==> flow/design.v <==
module flope #(
    parameter int Width = 1
)(
    input logic clk,
    input logic en,
    input logic[Width-1:0] d,
    output logic[Width-1:0] q
);
    always_ff @(posedge clk) begin
        if (en)
            q <= d; 
    end
endmodule
module floper #(
    parameter int Width = 1,
    parameter logic[Width-1:0] ResetValue = 0
)(
    input logic clk,
    input logic reset,
    input logic en,
    input logic[Width-1:0] d,
    output logic[Width-1:0] q
);
    always_ff @(posedge clk or posedge reset) begin
        if (reset)
            q <= ResetValue;
        else if (en)
            q <= d; 
    end
endmodule
module flopr #(
    parameter int Width = 1,
    parameter logic[Width-1:0] ResetValue = 0
)(
    input logic clk,
    input logic reset,
    input logic[Width-1:0] d,
    output logic[Width-1:0] q
);
    always_ff @(posedge clk or posedge reset) begin
        if (reset)
            q <= ResetValue;
        else
            q <= d; 
    end
endmodule
module mux2 #(
    parameter int Width = 1
)(
    input logic[Width-1:0] a0,
    input logic[Width-1:0] a1,
    input logic sel,
    output logic[Width-1:0] y
);
    assign y = sel ? a1 : a0;
endmodule
module mux4 #(
    parameter int Width = 1
)(
    input logic[Width-1:0] a0,
    input logic[Width-1:0] a1,
    input logic[Width-1:0] a2,
    input logic[Width-1:0] a3,
    input logic[1:0] sel,
    output logic[Width-1:0] y
);
    always_comb
        case (sel)
            2'h0: y = a0;
            2'h1: y = a1;
            2'h2: y = a2;
            2'h3: y = a3;
        endcase
endmodule
module controller(
    input logic[6:0] opcode,
    input logic[2:0] funct3,
    input logic funct75,
    output logic[1:0] rs_valid,
    output logic rd_valid,
    output logic[2:0] imm_sel,
    output logic[1:0] src_sel,
    output logic[3:0] alsu_func,
    output logic[1:0] exec_sel,
    output logic jump_d,
    output logic[2:0] flow_ctrl,
    output logic mem_write,
    output logic mem_read,
    output logic[2:0] mem_size,
    output logic system
);
    logic is_shift;
    logic[17:0] controls;
    assign is_shift = funct3[1:0] == 2'b01;
    assign mem_write = (opcode == 7'b01_000_11);
    assign mem_read = (opcode == 7'b00_000_11);
    assign mem_size = funct3;
    assign {rs_valid, rd_valid, imm_sel, src_sel, alsu_func, exec_sel, jump_d, flow_ctrl} = controls;
    always_comb begin
        system = 0;
        case (opcode)
            7'b00_100_11:
                if (is_shift) controls = {3'b01_1,  3'b000, 2'b10, {funct75, funct3},  2'b00, 4'b0000  };
                else          controls = {3'b01_1,  3'b000, 2'b10, {1'b0, funct3},   2'b00, 4'b0000  };
            7'b01_100_11:       controls = {3'b11_1, 3'b000, 2'b00, {funct75, funct3},  2'b00, 4'b0000  };
            7'b01_101_11:      controls = {3'b00_1,   3'b010, 2'b00,  4'b0000,    2'b01,  4'b0000  };
            7'b00_101_11:    controls = {3'b00_1,   3'b010, 2'b11, 4'b0000,  2'b00, 4'b0000  };
            7'b00_000_11:     controls = {3'b01_1,  3'b000, 2'b10, 4'b0000,  2'b00, 4'b0000  };
            7'b01_000_11:    controls = {3'b11_0,  3'b001, 2'b10, 4'b0000,  2'b00, 4'b0000  };
            7'b11_011_11:      controls = {3'b00_1,   3'b100, 2'b00,  4'b0000,    2'b10,  4'b1000 };
            7'b11_001_11:     controls = {3'b01_1,  3'b000, 2'b10, 4'b0000,  2'b10,  4'b0100 };
            7'b11_000_11:
                case (funct3)
                    3'b000:     controls = {3'b11_0,  3'b101, 2'b00, 4'b1000,  2'b00,    4'b0010 };
                    3'b001:     controls = {3'b11_0,  3'b101, 2'b00, 4'b1000,  2'b00,    4'b0011};
                    3'b100:     controls = {3'b11_0,  3'b101, 2'b00, 4'b0010,  2'b00,    4'b0011};
                    3'b101:     controls = {3'b11_0,  3'b101, 2'b00, 4'b0010,  2'b00,    4'b0010 };
                    3'b110:    controls = {3'b11_0,  3'b101, 2'b00, 4'b0011, 2'b00,    4'b0011};
                    3'b111:    controls = {3'b11_0,  3'b101, 2'b00, 4'b0011, 2'b00,    4'b0010 };
                    default:  controls = {3'b00_0,   3'b000, 2'b00,  4'b0000,    2'b00,    4'b0000  };
                endcase
            7'b00_011_11:     controls = {3'b00_0,   3'b000, 2'b00,  4'b0000,    2'b00,    4'b0000  };
            7'b11_100_11: begin
                system = 1;   controls = {3'b00_0,   3'b000, 2'b00,  4'b0000,    2'b00,    4'b0000  };
            end
            default: begin
                system = 1;   controls = {3'b00_0,   3'b000, 2'b00,  4'b0000,    2'b00,    4'b0000  };
            end
        endcase
    end
endmodule
module decode_stage(
    input logic clk,
    input logic halted,
    input logic[31:0] instr_d,
    input logic[31:0] pc_d,
    output logic[2:0] mem_size_d,
    output logic mem_write_d,
    output logic mem_read_d,
    output logic rd_valid_d,
    output logic[1:0] exec_sel_d,
    output logic[2:0] flow_ctrl_d,
    output logic[3:0] alsu_func_d,
    output logic[1:0] src_sel_d,
    output logic[3:0] fwd_sel_d,
    output logic[4:0] rd_d,
    output logic[31:0] reg_a_d,
    output logic[31:0] reg_b_d,
    output logic[31:0] imm_d,
    output logic[31:0] pc_imm_d,
    output logic jump_d,
    input logic[4:0] rd_w,
    input logic rd_valid_w,
    input logic[31:0] reg_d_w,
    input logic[4:0] rd_e,
    input logic rd_valid_e,
    input logic[4:0] rd_m,
    input logic rd_valid_m,
    input logic mem_read_e,
    output logic stall,
    input logic flush,
    output logic system
);
    logic[4:0] rs1;
    logic[4:0] rs2;
    logic[2:0] imm_sel;
    logic[1:0] rs_valid;
    logic mem_write_pre;
    logic mem_read_pre;
    logic rd_valid_pre;
    logic[2:0] flow_ctrl_pre;
    decomposer decomposer(instr_d, rd_d, rs1, rs2);
    reg_file reg_file(
        .clk(clk),
        .a1(rs1),
        .rd1(reg_a_d),
        .a2(rs2),
        .rd2(reg_b_d),
        .a3(rd_w),
        .wd3(reg_d_w),
        .we3(~halted & rd_valid_w)
    );
    imm_dec imm_dec(instr_d, imm_sel, imm_d);
    pc_imm_adder pc_imm_adder(pc_d, imm_d, pc_imm_d);
    logic system_pre;
    controller controller(
        .opcode(instr_d[6:0]),
        .funct3(instr_d[14:12]),
        .funct75(instr_d[30]),
        .rs_valid(rs_valid),
        .rd_valid(rd_valid_pre),
        .imm_sel(imm_sel),
        .src_sel(src_sel_d),
        .alsu_func(alsu_func_d),
        .exec_sel(exec_sel_d),
        .jump_d(jump_d),
        .flow_ctrl(flow_ctrl_pre),
        .mem_write(mem_write_pre),
        .mem_read(mem_read_pre),
        .mem_size(mem_size_d),
        .system(system_pre)
    );
    hazard_unit hazard_unit(
        .rs1(rs1),
        .rs2(rs2),
        .rs_valid(rs_valid),
        .rd_e(rd_e),
        .rd_valid_e(rd_valid_e),
        .rd_m(rd_m),
        .rd_valid_m(rd_valid_m),
        .mem_read_e(mem_read_e),
        .fwd_sel(fwd_sel_d),
        .stall(stall)
    );
    assign system = system_pre & ~flush;
    mux2 #(6) nop_mask(
        {mem_read_pre, mem_write_pre, rd_valid_pre, flow_ctrl_pre},
        6'd0,
        stall | flush,
        {mem_read_d, mem_write_d, rd_valid_d, flow_ctrl_d}
    );
endmodule
module decomposer(
    input logic[31:0] instr,
    output logic[4:0] rd,
    output logic[4:0] rs1,
    output logic[4:0] rs2
);
    assign rd = instr[11:7];
    assign rs1 = instr[19:15];
    assign rs2 = instr[24:20];
endmodule
module hazard_unit(
    input logic[4:0] rs1,
    input logic[4:0] rs2,
    input logic[1:0] rs_valid,
    input logic[4:0] rd_e,
    input logic rd_valid_e,
    input logic[4:0] rd_m,
    input logic rd_valid_m,
    input logic mem_read_e,
    output logic[3:0] fwd_sel,
    output logic stall
);
    always_comb begin
        fwd_sel = 4'b0000;
        stall = 1'b0;
        if (rd_valid_e & rd_e != 5'd0) begin
            fwd_sel[0] = rs_valid[0] & (rs1 == rd_e);
            fwd_sel[1] = rs_valid[1] & (rs2 == rd_e);
            stall = mem_read_e & (fwd_sel[0] | fwd_sel[1]);
        end
        if (rd_valid_m & rd_m != 5'd0) begin
            fwd_sel[2] = rs_valid[0] & (rs1 == rd_m);
            fwd_sel[3] = rs_valid[1] & (rs2 == rd_m);
        end
    end
endmodule
module imm_dec(
    input logic[31:0] instr,
    input logic[2:0] imm_sel,
    output logic[31:0] imm
);
    logic sign;
    assign sign = instr[31];
    always_comb
        case (imm_sel)
            3'b000: imm = { {20{sign}}, instr[31:20] };                                  
            3'b001: imm = { {20{sign}}, instr[31:25], instr[11:7] };                     
            3'b010: imm = { instr[31:12], 12'h0 };                                       
            3'b100: imm = { {12{sign}}, instr[19:12], instr[20], instr[30:21], 1'b0 };   
            3'b101: imm = { {20{sign}}, instr[7], instr[30:25], instr[11:8], 1'b0 };     
            default: imm = 32'h0;
        endcase
endmodule
module pc_imm_adder(
    input logic[31:0] pc,
    input logic[31:0] imm,
    output logic[31:0] pc_imm
);
    assign pc_imm = pc + imm;
endmodule
module reg_file(
    input logic clk,
    input logic[4:0] a1,
    output logic[31:0] rd1,
    input logic[4:0] a2,
    output logic[31:0] rd2,
    input logic[4:0] a3,
    input logic[31:0] wd3,
    input logic we3
);
    logic[31:0] regs[32];
    always_ff @(posedge clk) begin
        if (we3 && a3 != 5'h0)
            regs[a3] <= wd3;
    end
    assign rd1 = (a1 == 5'h0) ? 32'h0 : ((we3 && a1 == a3) ? wd3 : regs[a1]);
    assign rd2 = (a2 == 5'h0) ? 32'h0 : ((we3 && a2 == a3) ? wd3 : regs[a2]);
endmodule
module alsu(
    input logic[31:0] a,
    input logic[31:0] b,
    input logic[3:0] f,
    output logic[31:0] s,
    output logic zero
);
    logic sub_en;
    logic[31:0] bb, sum, xor_res, or_res, and_res, shift_res;
    logic an, bn, sn, slt;
    assign sub_en = f[3] | f[1];
    assign bb = {32{sub_en}} ^ b;
    assign sum = a + bb + sub_en;
    assign xor_res = a ^ b;
    assign or_res = a | b;
    assign and_res = a & b;
    assign an = a[31];
    assign bn = b[31];
    assign sn = sum[31];
    always_comb
        case ({an, bn})
            2'b00: slt = sn;
            2'b01: slt = f[0];
            2'b10: slt = ~f[0];
            2'b11: slt = sn;
        endcase
    shifter shifter(a, b[4:0], f[3:2], shift_res);    
    always_comb
        case (f[2:0])
            3'b000: s = sum;
            3'b001: s = shift_res;
            3'b010: s = {31'h0, slt};
            3'b011: s = {31'h0, slt};
            3'b100: s = xor_res;
            3'b101: s = shift_res;
            3'b110: s = or_res;
            3'b111: s = and_res;
        endcase
    assign zero = ~|s;
endmodule
module execute_stage(
    input logic[1:0] exec_sel_e,
    input logic[2:0] flow_ctrl_e,
    input logic[3:0] alsu_func_e,
    input logic[1:0] src_sel_e,
    input logic[3:0] fwd_sel_e,
    input logic[31:0] reg_a_e,
    input logic[31:0] reg_b_e,
    input logic[31:0] imm_e,
    input logic[31:0] pc_e,
    input logic[31:0] pc4_e,
    output logic[31:0] exec_res_e,
    output logic[31:0] fwd_b_e,
    output logic[1:0] pc_sel_e,
    output logic[31:0] alsu_res_e,
    input logic[31:0] exec_res_m,
    input logic[31:0] reg_d_w,
    output logic flush
);
    logic[31:0] fwd_a;
    logic[31:0] fwd_b;
    logic[31:0] src_a;
    logic[31:0] src_b;
    logic zero;
    fwd_mux fwd_mux(reg_a_e, reg_b_e, exec_res_m, reg_d_w, fwd_sel_e, fwd_a, fwd_b);
    src_mux src_mux(fwd_a, fwd_b, pc_e, imm_e, src_sel_e, src_a, src_b);
    assign fwd_b_e = fwd_b;
    alsu alsu(src_a, src_b, alsu_func_e, alsu_res_e, zero);
    flow_control flow_control(zero, flow_ctrl_e, pc_sel_e, flush);
    mux4 #(32) exec_mux(alsu_res_e, imm_e, pc4_e, pc4_e, exec_sel_e, exec_res_e);
endmodule
module flow_control(
    input logic zero,
    input logic[2:0] flow_ctrl,
    output logic[1:0] pc_sel_e,
    output logic flush
);
    logic branch_cond, branch_taken;
    assign branch_cond = zero ^ flow_ctrl[0];
    assign branch_taken = branch_cond & flow_ctrl[1];
    assign pc_sel_e = {flow_ctrl[2], branch_taken};
    assign flush = branch_taken | flow_ctrl[2];
endmodule
module fwd_mux(
    input logic[31:0] reg_a,
    input logic[31:0] reg_b,
    input logic[31:0] exec_res_m,
    input logic[31:0] reg_d_w,
    input logic[3:0] fwd_sel,
    output logic[31:0] fwd_a,
    output logic[31:0] fwd_b
);
    assign fwd_a = fwd_sel[0] ? exec_res_m : (fwd_sel[2] ? reg_d_w : reg_a);
    assign fwd_b = fwd_sel[1] ? exec_res_m : (fwd_sel[3] ? reg_d_w : reg_b);
endmodule
module shifter (
    input logic[31:0] a,
    input logic[4:0] shamt,
    input logic[1:0] f,
    output logic[31:0] y
);
    logic[63:0] bc;
    logic[4:0] k;
    logic[47:0] d4;
    logic[39:0] d3;
    logic[35:0] d2;
    logic[33:0] d1;
    logic[32:0] d0;
    always_comb
        case (f)
            2'b00: bc = {a, 32'h0};
            2'b01: bc = {32'h0, a};
            2'b10: bc = {a, 32'h0};
            2'b11: bc = {{32{a[31]}}, a};
        endcase
    assign k = {5{~f[0]}} ^ shamt;
    assign d4 = k[4] ? bc[63:16] : bc[47:0];
    assign d3 = k[3] ? d4[47:8] : d4[39:0];
    assign d2 = k[2] ? d3[39:4] : d3[35:0];
    assign d1 = k[1] ? d2[35:2] : d2[33:0];
    assign d0 = k[0] ? d1[33:1] : d1[32:0];
    assign y = f[0] ? d0[31:0] : d0[32:1];
endmodule
module src_mux(
    input logic[31:0] fwd_a,
    input logic[31:0] fwd_b,
    input logic[31:0] pc,
    input logic[31:0] imm,
    input logic[1:0] src_sel,
    output logic[31:0] src_a,
    output logic[31:0] src_b
);
    assign src_a = src_sel[0] ? pc : fwd_a;
    assign src_b = src_sel[1] ? imm : fwd_b;
endmodule
module fetch_stage #(
    parameter logic[31:0] BootVector = 32'h0000_0000
)(
    input logic clk,
    input logic reset,
    input logic halted,
    output logic[31:0] i_addr,
    input logic[31:0] i_data,
    output logic[31:0] instr_f,
    output logic[31:0] pc_f,
    output logic[31:0] pc4_f,
    input logic[31:0] pc_imm_d,
    input logic[31:0] pc_imm_e,
    input logic[31:0] alsu_res_e,
    input logic jump_d,
    input logic[1:0] pc_sel_e,
    input logic stall,
    input logic flush,
    output logic misaligned_pc
);
    logic[31:0] pc1;
    logic[31:0] pc2;
    logic[31:0] pc3;
    floper #(32, BootVector) pc_reg(clk, reset, ~halted & ~stall, pc1, pc_f);
    pc4_adder pc4_adder(pc_f, pc4_f);
    mux2 #(32) pc_mux_d(pc4_f, pc_imm_d, jump_d, pc3);
    mux4 #(32) pc_mux_e(pc3, pc_imm_e, alsu_res_e, alsu_res_e, pc_sel_e, pc2);
    pc_mask pc_mask(pc2, pc1, misaligned_pc);
    assign i_addr = pc_f;
    mux2 #(32) instr_mux(i_data, 32'b000000000000_00000_000_00000_0010011, flush | jump_d, instr_f);
endmodule
module pc4_adder(
    input logic[31:0] pc,
    output logic[31:0] pc4
);
    assign pc4 = pc + 4;
endmodule
module pc_mask(
    input logic[31:0] pc2,
    output logic[31:0] pc1,
    output logic misaligned_pc
);
    assign pc1 = {pc2[31:2], 2'b0};
    assign misaligned_pc = pc2[1];
endmodule
module halt_ctrl(
    input logic clk,
    input logic reset,
    input logic system,
    input logic misaligned_pc,
    input logic misaligned_addr,
    input logic unhalt,
    output logic halted
);
    logic halt_set;
    always_ff @(posedge clk or posedge reset) begin
        if (reset)
            halted <= 0;
        else begin
            if (unhalt)
                halted <= 0;
            else if (halt_set)
                halted <= 1;
        end
    end
    assign halt_set = system | misaligned_pc | misaligned_addr;
endmodule
module addr_dec(
    input logic[31:0] addr,
    output logic[1:0] byte_offset,
    output logic[31:0] word_addr
);
    assign byte_offset = addr[1:0];
    assign word_addr = {addr[31:2], 2'b00};
endmodule
module dmem_ctrl(
    input logic[31:0] a,
    input logic[31:0] wd,
    output logic[31:0] rd,
    input logic mem_write,
    input logic[2:0] mem_size,
    output logic[31:0] d_addr,
    output logic[31:0] d_wdata,
    output logic[3:0] d_wstrb,
    input logic[31:0] d_rdata,
    output logic misaligned_addr
);
    logic[1:0] byte_offset;
    logic[3:0] lanes;
    addr_dec addr_dec(a, byte_offset, d_addr);
    lane_dec lane_dec(byte_offset, mem_size, lanes);
    write_shifter write_shifter(wd, lanes, d_wdata);
    read_shifter read_shifter(d_rdata, lanes, mem_size[2], rd);
    assign d_wstrb = lanes & {4{mem_write}};
    assign misaligned_addr = (lanes == 4'h0);
endmodule
module lane_dec(
    input logic[1:0] byte_offset,
    input logic[2:0] mem_size,
    output logic[3:0] lanes
);
    always_comb begin
        case (mem_size[1:0])
            2'b00:
                case (byte_offset)
                    2'h0: lanes = 4'b0001;
                    2'h1: lanes = 4'b0010;
                    2'h2: lanes = 4'b0100;
                    2'h3: lanes = 4'b1000;
                endcase
            2'b01:
                case (byte_offset)
                    2'h0: lanes = 4'b0011;
                    2'h2: lanes = 4'b1100;
                    default: lanes = 4'b0000;
                endcase
            2'b10:
                lanes = (byte_offset == 2'h0) ? 4'b1111 : 4'b0000;
            default: lanes = 4'b0000;
        endcase
    end
endmodule
module memory_stage(
    input logic halted,
    output logic[31:0] d_addr,
    output logic[31:0] d_wdata,
    output logic[3:0] d_wstrb,
    input logic[31:0] d_rdata,
    input logic[2:0] mem_size_m,
    input logic mem_write_m,
    input logic mem_read_m,
    input logic[31:0] exec_res_m,
    input logic[31:0] fwd_b_m,
    output logic[31:0] reg_d_m,
    output logic misaligned_addr
);
    logic[31:0] mem_res;
    logic mem_op_m;
    logic misaligned_addr_pre;
    dmem_ctrl dmem_ctrl(
        .a(exec_res_m),
        .wd(fwd_b_m),
        .rd(mem_res),
        .mem_write(~halted & mem_write_m),
        .mem_size(mem_size_m),
        .d_addr(d_addr),
        .d_wdata(d_wdata),
        .d_wstrb(d_wstrb),
        .d_rdata(d_rdata),
        .misaligned_addr(misaligned_addr_pre)
    );
    mux2 #(32) mem_mux(exec_res_m, mem_res, mem_read_m, reg_d_m);
    assign mem_op_m = mem_read_m | mem_write_m;
    assign misaligned_addr = misaligned_addr_pre & mem_op_m;
endmodule
module read_shifter(
    input logic[31:0] rdata,
    input logic[3:0] lanes,
    input logic zeroext,
    output logic[31:0] rd
);
    always_comb
        case (lanes)
            4'b0001: rd = zeroext ? {24'h0, rdata[7:0]}   : {{24{rdata[7]}},  rdata[7:0]};
            4'b0010: rd = zeroext ? {24'h0, rdata[15:8]}  : {{24{rdata[15]}}, rdata[15:8]};
            4'b0100: rd = zeroext ? {24'h0, rdata[23:16]} : {{24{rdata[23]}}, rdata[23:16]};
            4'b1000: rd = zeroext ? {24'h0, rdata[31:24]} : {{24{rdata[31]}}, rdata[31:24]};
            4'b0011: rd = zeroext ? {16'h0, rdata[15:0]}  : {{16{rdata[15]}}, rdata[15:0]};
            4'b1100: rd = zeroext ? {16'h0, rdata[31:16]} : {{16{rdata[31]}}, rdata[31:16]};
            4'b1111: rd = rdata;
            default: rd = 32'h0;
        endcase
endmodule
module write_shifter(
    input logic[31:0] wd,
    input logic[3:0] lanes,
    output logic[31:0] wdata
);
    always_comb
        casez (lanes)
            4'b??10: wdata = { wd[31:16], wd[7:0], wd[7:0] };
            4'b?100: wdata = { wd[15:0], wd[15:0] };
            4'b1000: wdata = { wd[7:0], wd[23:0] };
            default: wdata = wd;
        endcase
endmodule
module de_reg(
    input logic clk,
    input logic reset,
    input logic halted,
    input logic[2:0] mem_size_d,
    input logic mem_write_d,
    input logic mem_read_d,
    input logic rd_valid_d,
    input logic[1:0] exec_sel_d,
    input logic[2:0] flow_ctrl_d,
    input logic[3:0] alsu_func_d,
    input logic[1:0] src_sel_d,
    input logic[3:0] fwd_sel_d,
    input logic[4:0] rd_d,
    input logic[31:0] reg_a_d,
    input logic[31:0] reg_b_d,
    input logic[31:0] imm_d,
    input logic[31:0] pc_imm_d,
    input logic[31:0] pc_d,
    input logic[31:0] pc4_d,
    output logic[2:0] mem_size_e,
    output logic mem_write_e,
    output logic mem_read_e,
    output logic rd_valid_e,
    output logic[1:0] exec_sel_e,
    output logic[2:0] flow_ctrl_e,
    output logic[3:0] alsu_func_e,
    output logic[1:0] src_sel_e,
    output logic[3:0] fwd_sel_e,
    output logic[4:0] rd_e,
    output logic[31:0] reg_a_e,
    output logic[31:0] reg_b_e,
    output logic[31:0] imm_e,
    output logic[31:0] pc_imm_e,
    output logic[31:0] pc_e,
    output logic[31:0] pc4_e
);
    floper #(6) floper(
        clk, reset, ~halted,
        {mem_read_d, mem_write_d, rd_valid_d, flow_ctrl_d},
        {mem_read_e, mem_write_e, rd_valid_e, flow_ctrl_e}
    );
    flope #(212) flope(
        clk, ~halted,
        {mem_size_d, exec_sel_d, alsu_func_d, src_sel_d, fwd_sel_d, rd_d, reg_a_d, reg_b_d, imm_d, pc_imm_d, pc_d, pc4_d},
        {mem_size_e, exec_sel_e, alsu_func_e, src_sel_e, fwd_sel_e, rd_e, reg_a_e, reg_b_e, imm_e, pc_imm_e, pc_e, pc4_e}
    );
endmodule
module em_reg(
    input logic clk,
    input logic reset,
    input logic halted,
    input logic[2:0] mem_size_e,
    input logic mem_write_e,
    input logic mem_read_e,
    input logic rd_valid_e,
    input logic[4:0] rd_e,
    input logic[31:0] exec_res_e,
    input logic[31:0] fwd_b_e,
    output logic[2:0] mem_size_m,
    output logic mem_write_m,
    output logic mem_read_m,
    output logic rd_valid_m,
    output logic[4:0] rd_m,
    output logic[31:0] exec_res_m,
    output logic[31:0] fwd_b_m
);
    floper #(3) floper(
        clk, reset, ~halted,
        {mem_read_e, mem_write_e, rd_valid_e},
        {mem_read_m, mem_write_m, rd_valid_m}
    );
    flope #(72) flope(
        clk, ~halted,
        {mem_size_e, rd_e, exec_res_e, fwd_b_e},
        {mem_size_m, rd_m, exec_res_m, fwd_b_m}
    );
endmodule
module fd_reg(
    input logic clk,
    input logic reset,
    input logic halted,
    input logic stall,
    input logic[31:0] instr_f,
    input logic[31:0] pc_f,
    input logic[31:0] pc4_f,
    output logic[31:0] instr_d,
    output logic[31:0] pc_d,
    output logic[31:0] pc4_d
);
    floper #(32,32'b000000000000_00000_000_00000_0010011) floper(
        clk, reset, ~halted & ~stall,
        instr_f,
        instr_d
    );
    flope #(64) flope(
        clk, ~halted & ~stall,
        {pc_f, pc4_f},
        {pc_d, pc4_d}
    );
endmodule
module mw_reg(
    input logic clk,
    input logic reset,
    input logic halted,
    input logic rd_valid_m,
    input logic[4:0] rd_m,
    input logic[31:0] reg_d_m,
    output logic rd_valid_w,
    output logic[4:0] rd_w,
    output logic[31:0] reg_d_w
);
    floper #(1) floper(
        clk, reset, ~halted,
        rd_valid_m,
        rd_valid_w
    );
    flope #(37) flope(
        clk, ~halted,
        {rd_m, reg_d_m},
        {rd_w, reg_d_w}
    );
endmodule
module riscv #(
    parameter logic[31:0] BootVector = 32'h0000_0000
)(
    input logic clk,
    input logic reset,
    output logic halted,
    input logic unhalt,
    output logic[31:0] i_addr,
    input logic[31:0] i_data,
    output logic[31:0] d_addr,
    output logic[31:0] d_wdata,
    output logic[3:0] d_wstrb,
    input logic[31:0] d_rdata
);
    logic[31:0] instr_f;
    logic[31:0] pc_f;
    logic[31:0] pc4_f;
    logic[31:0] instr_d;
    logic[31:0] pc_d;
    logic[31:0] pc4_d;
    logic[2:0] mem_size_d;
    logic mem_write_d;
    logic mem_read_d;
    logic rd_valid_d;
    logic[1:0] exec_sel_d;
    logic[2:0] flow_ctrl_d;
    logic[3:0] alsu_func_d;
    logic[1:0] src_sel_d;
    logic[3:0] fwd_sel_d;
    logic[4:0] rd_d;
    logic[31:0] reg_a_d;
    logic[31:0] reg_b_d;
    logic[31:0] imm_d;
    logic[31:0] pc_imm_d;
    logic jump_d;
    logic[2:0] mem_size_e;
    logic mem_write_e;
    logic mem_read_e;
    logic rd_valid_e;
    logic[1:0] exec_sel_e;
    logic[2:0] flow_ctrl_e;
    logic[3:0] alsu_func_e;
    logic[1:0] src_sel_e;
    logic[3:0] fwd_sel_e;
    logic[4:0] rd_e;
    logic[31:0] reg_a_e;
    logic[31:0] reg_b_e;
    logic[31:0] imm_e;
    logic[31:0] pc_imm_e;
    logic[31:0] pc_e;
    logic[31:0] pc4_e;
    logic[31:0] exec_res_e;
    logic[31:0] fwd_b_e;
    logic[1:0] pc_sel_e;
    logic[31:0] alsu_res_e;
    logic[2:0] mem_size_m;
    logic mem_write_m;
    logic mem_read_m;
    logic rd_valid_m;
    logic[4:0] rd_m;
    logic[31:0] exec_res_m;
    logic[31:0] fwd_b_m;
    logic[31:0] reg_d_m;
    logic rd_valid_w;
    logic[4:0] rd_w;
    logic[31:0] reg_d_w;
    logic stall;
    logic flush;
    logic system;
    logic misaligned_pc;
    logic misaligned_addr;
    fetch_stage fetch(.*);
    fd_reg fd_reg(.*);
    decode_stage decode(.*);
    de_reg de_reg(.*);
    execute_stage execute(.*);
    em_reg em_reg(.*);
    memory_stage memory(.*);
    mw_reg mw_reg(.*);
    halt_ctrl halt_ctrl(.*);
endmodule
Tool chain data of riscv
What the tools print for riscv, step after step.
Line numbers count from 1 in the design file above.
Operators carry their Yosys type and port widths (W data, S select, Z words).
Cell names lack the library's common part.
A cell with -- has no value.

set-up
  top module = riscv
  clock = clk
  library = sky130hd
  library corner = tt_025C_1v80

After elaboration
Counts by Yosys on the flattened word-level netlist (proc, flatten, opt, wreduce; memories kept). Register bits leave out memories and registers merged into their read ports (data or address). Print and check cells are left out.
Yosys's memory passes give these memory sizes; they may raise the number of words (mostly to a power of two), join words into wider ones and drop unused or constant bits.

bit counts
  memory bits (writable) = 1024
  clocked read ports x word width = 64
  memory cells = 1
  bits of input ports = 67
  register bits = 390
  elaborated cells = 179

memory list
  name                  words  bits a word  read ports  wr ports  line  text
  decode.reg_file.regs  32     32           2           1         293   logic[31:0] regs[32];

cells by class
  $add $sub $neg = 4
  multiplexer cells = 44
  reductions and logical operators = 28
  bitwise operators = 33
  equality and inequality tests = 57

operators by type and width
  kind                     count
  $mux W32                 17
  $pmux W32 S3             3
  $pmux W32 S7             1
  $pmux W64 S3             1
  $pmux W32 S6             1
  $pmux W18 S9             1
  $pmux W32 S5             1
  $pmux W18 S6             1
  $add A32 B32 Y32         2
  $xor A32 B32 Y32         2
  $mux W48                 1
  $mux W40                 1
  $mux W36                 1
  $mux W34                 1
  $eq A3 B3 Y1 const B     11
  $mux W33                 1
  $add A32 B1 Y32          1
  $add A32 B3 Y32 const B  1
  $and A32 B32 Y32         1
  $or A32 B32 Y32          1
  $reduce_or A32 Y1        1
  $eq A2 B2 Y1 const B     12
  $eq A7 B6 Y1 const B     3
  $eq A7 B7 Y1 const B     3
  $eq A5 B5 Y1             4
  $pmux W4 S4              1
  $reduce_bool A5 Y1       3
  $eq A2 B1 Y1 const B     7

Not listed: further kinds 32, cells in them 82.

Logic depth
Longest topological path by Yosys (ltp), each cell counted once; first at word level (registers and memories cut), then after technology mapping (sequential cells cut; the memories' decode and read muxes count).

logic depth
  depth in word-level cells = 22
  ABC_AREA = 0
  gate-level depth with buffers = 29

Netlist
Source: synth_stat.txt of the flow (Yosys; design flattened, memories mapped). It holds for the ABC_AREA given above (unset counts as 0); a run with the other value may have another netlist.

synthesis totals
  cells in the netlist = 5268
  flip-flops = 1472
  cell area after synthesis = 78240.0 µm²

cells by type
  type      count
  edfxtp_1  1399
  mux4_2    642
  dfrtp_1   70
  mux2i_1   174
  ha_1      126
  nor2_1    398
  a21oi_1   252
  clkbuf_1  249
  nand2_1   244
  o21ai_0   180
  xnor2_1   96
  mux2_2    62
  a211oi_1  89
  buf_4     84
  inv_1     125
  xor2_1    44
  nor3_1    76
  nand2b_1  57

Not listed: further types 93, cells in them 901.
The figures by module come from a second, unflattened synthesis with its own total; it is not the netlist above.

second synthesis, totals
  cell total of the unflattened synthesis = 5646
  area (unflattened synthesis) = 83113.5 µm²

Rows give one instance, submodules left out.

modules
  module             cells  area (µm²)  instances
  reg_file           2520   47869.7     1
  flope (Width=212)  212    6366.1      1
  alsu               684    4616.9      1
  shifter            612    4286.6      1
  flope (Width=72)   72     2162.1      1
  flope (Width=64)   64     1921.8      1
  pc_imm_adder       232    1720.4      1
  mux2 (Width=32)    36     544.3       3
  mux4 (Width=32)    39     814.5       2
  fwd_mux            214    1426.4      1
  floper             69     1352.5      1
  floper             69     1348.8      1
  flope (Width=37)   37     1111.1      1
  src_mux            72     1088.5      1

Further modules, not shown: 26.

Worst setup path after synthesis
Source: OpenSTA report_checks on the synthesized netlist (no wires, ideal clock, input and output delay 20% of the period each), path of least setup slack; recovery checks are left aside. Register names are those of the netlist, which keeps one name where synthesis merged equal registers.

path after synthesis
  path type = reg-to-reg
  start point = register halt_ctrl.halted
  end point = register fd_reg.floper.q[10]
  path delay = 12.035 ns
  required time = 9.879 ns
  path buffers = 2
  launch time at the first pin = 0.000 ns
  arrival time = 11.914 ns
  clock period = 10.0 ns
  library setup time = 0.121 ns
  setup slack = -2.035 ns
  stages = 9
  synthesis period reached = 12.035 ns

"path delay" = arrival - input delay + setup time.
"stages" counts driving pins, that of a launching flip-flop among them; a cell with two outputs on the path counts twice.
"synthesis period reached" is the clock period less the worst setup slack; recovery checks do not enter. This is arithmetic on one report: input and output delays are still those of the set period (20% each).
Between the ends stands the longest chain of elaborated cells between them, by number of cells; it is not shown to be the way that was timed. Of several equally long chains one is given.
A line is the first line of the expression or statement that the cell stems from. Yosys adds cells for indexed reads and writes and turns some case tables into memories.
A register here has more assigning lines than the two given.

between the ends, after synthesis
  path through = dfrtp_1 clkinv_1 o31ai_1 clkinv_1 nand2_1 nor3_2 buf_6 buf_6 a22o_1
  length of the longest elaborated chain = 2

ends and longest elaborated chain, after synthesis
  element             line  text
  start: declaration  488   output logic halted
  start: assignment   493   halted <= 0;
  start: assignment   496   halted <= 0;
  $not A1 Y1          713   clk, reset, ~halted & ~stall,
  $and A1 B1 Y1       713
  end: assignment     26    q <= ResetValue;
  end: assignment     28    q <= d;
  end: declaration    22    output logic[Width-1:0] q

Timing after layout
From the final timing report of stored run 1: the path of least setup slack in the routed layout; clock arrival at registers is part of the times.

path post-layout
  path type = reg-to-reg
  start point = register de_reg.flope.q[198]
  end point = register fetch.pc_reg.q[22]
  arrival time = 8.64 ns
  required time = 10.68 ns
  library setup time = 0.11 ns
  stages = 20
  setup slack = 2.04 ns
  launch time at the first pin = 0.83 ns
  clock period = 10.0 ns
  path buffers = 2

Between the ends stands the longest chain of elaborated cells between them, by number of cells; it is not shown to be the way that was timed. Of several equally long chains one is given.

between the ends, post-layout
  path through = edfxtp_1 buf_4 or3b_1 o211ai_4 inv_2 buf_4 nor3_1 nor3_1 o32ai_1 a21oi_1 a221oi_1 a21boi_0 o32ai_1 nor4b_1 nand4_1 nor4_4 mux2i_1 nor3_4 mux2_2 o221ai_1
  length of the longest elaborated chain = 17

ends and longest elaborated chain, post-layout
  element             line  text
  start: declaration  7     output logic[Width-1:0] q
  start: assignment   11    q <= d;
  $mux W32            394   assign fwd_b = fwd_sel[1] ? exec_res_m : (fwd_sel[3] ? reg_d_w : reg_b);
  $mux W32            434   assign src_b = src_sel[1] ? imm : fwd_b;
  $xor A5 B5 Y5       416   assign k = {5{~f[0]}} ^ shamt;
  $mux W48            417   assign d4 = k[4] ? bc[63:16] : bc[47:0];
  $mux W40            418   assign d3 = k[3] ? d4[47:8] : d4[39:0];
  $mux W36            419   assign d2 = k[2] ? d3[39:4] : d3[35:0];
  $mux W34            420   assign d1 = k[1] ? d2[35:2] : d2[33:0];
  (+3 left out)       --
  $reduce_or A32 Y1   339   assign zero = ~|s;
  $logic_not A1 Y1    339
  $xor A1 B1 Y1       379   assign branch_cond = zero ^ flow_ctrl[0];
  $and A1 B1 Y1       380   assign branch_taken = branch_cond & flow_ctrl[1];
  $eq A2 B2 Y1        68    case (sel)
  $reduce_or A2 Y1    --
  $pmux W32 S3        68
  end: assignment     26    q <= ResetValue;
  end: assignment     28    q <= d;
  end: declaration    22    output logic[Width-1:0] q

Add stored flow runs of riscv

Settings and measured results of 4 stored flow runs for module riscv (sky130hd), not sorted in any way. The constraints put input and output delay at 20% of the set period each and load the outputs with 0.01 pF.
By "finish__power__total" is meant OpenSTA's value without simulated activity: inputs other than the clock are taken to toggle once in ten clock periods, and the tool carries that through the logic.

settings of stored run 1
{
  "period_ns": 10.0,
  "CAP_MARGIN": 20,
  "CORE_MARGIN": 2,
  "CORE_UTILIZATION": 40,
  "SLEW_MARGIN": 20
}
report of stored run 1
yosys chip area after synthesis (um^2): 78240.0
finish__design__die__area: 199152.0
finish__design__instance__area__stdcell: 88083.2
finish__timing__setup__ws: 2.042
finish__timing__setup__tns: 0.000
finish__power__total: 1.971e-02

settings of stored run 2
{
  "ABC_AREA": 0,
  "CELL_PAD_IN_SITES_DETAIL_PLACEMENT": 2,
  "CORE_ASPECT_RATIO": 1.54,
  "CTS_CLUSTER_DIAMETER": 255,
  "GPL_TIMING_DRIVEN": 1,
  "HOLD_SLACK_MARGIN": -0.02,
  "MAX_ROUTING_LAYER": "met5",
  "MIN_ROUTING_LAYER": "met1",
  "SETUP_SLACK_MARGIN": 2.31,
  "SLEW_MARGIN": 40,
  "period_ns": 10.0,
  "CAP_MARGIN": 20,
  "CORE_MARGIN": 2,
  "CORE_UTILIZATION": 40
}
report of stored run 2
yosys chip area after synthesis (um^2): 78240.0
finish__design__die__area: 199238.0
finish__design__instance__area__stdcell: 88915.3
finish__timing__setup__ws: 2.206
finish__timing__setup__tns: 0.000
finish__power__total: 2.052e-02

settings of stored run 3
{
  "CAP_MARGIN": 35,
  "CELL_PAD_IN_SITES_DETAIL_PLACEMENT": 2,
  "CELL_PAD_IN_SITES_GLOBAL_PLACEMENT": 0,
  "CORE_MARGIN": 3,
  "CORE_UTILIZATION": 26,
  "CTS_CLUSTER_DIAMETER": 60,
  "CTS_CLUSTER_SIZE": 82,
  "GPL_ROUTABILITY_DRIVEN": 0,
  "GPL_TIMING_DRIVEN": 0,
  "HOLD_SLACK_MARGIN": 0.05,
  "MAX_ROUTING_LAYER": "met4",
  "MIN_ROUTING_LAYER": "met1",
  "PLACE_DENSITY": 0.44,
  "SETUP_SLACK_MARGIN": 1.34,
  "SLEW_MARGIN": 0,
  "TNS_END_PERCENT": 15,
  "period_ns": 7.0
}
report of stored run 3
yosys chip area after synthesis (um^2): 78240.0
finish__design__die__area: 307542.0
finish__design__instance__area__stdcell: 97098.1
finish__timing__setup__ws: 0.386
finish__timing__setup__tns: 0.000
finish__power__total: 3.063e-02

settings of stored run 4
{
  "ABC_AREA": 1,
  "CELL_PAD_IN_SITES_DETAIL_PLACEMENT": 2,
  "CORE_ASPECT_RATIO": 1.54,
  "CTS_CLUSTER_DIAMETER": 255,
  "GPL_TIMING_DRIVEN": 0,
  "HOLD_SLACK_MARGIN": -0.02,
  "MAX_ROUTING_LAYER": "met4",
  "MIN_ROUTING_LAYER": "met1",
  "SETUP_SLACK_MARGIN": 2.31,
  "SLEW_MARGIN": 40,
  "period_ns": 10.0,
  "CAP_MARGIN": 20,
  "CORE_MARGIN": 2,
  "CORE_UTILIZATION": 40
}
report of stored run 4: did not finish, route, GRT-0116
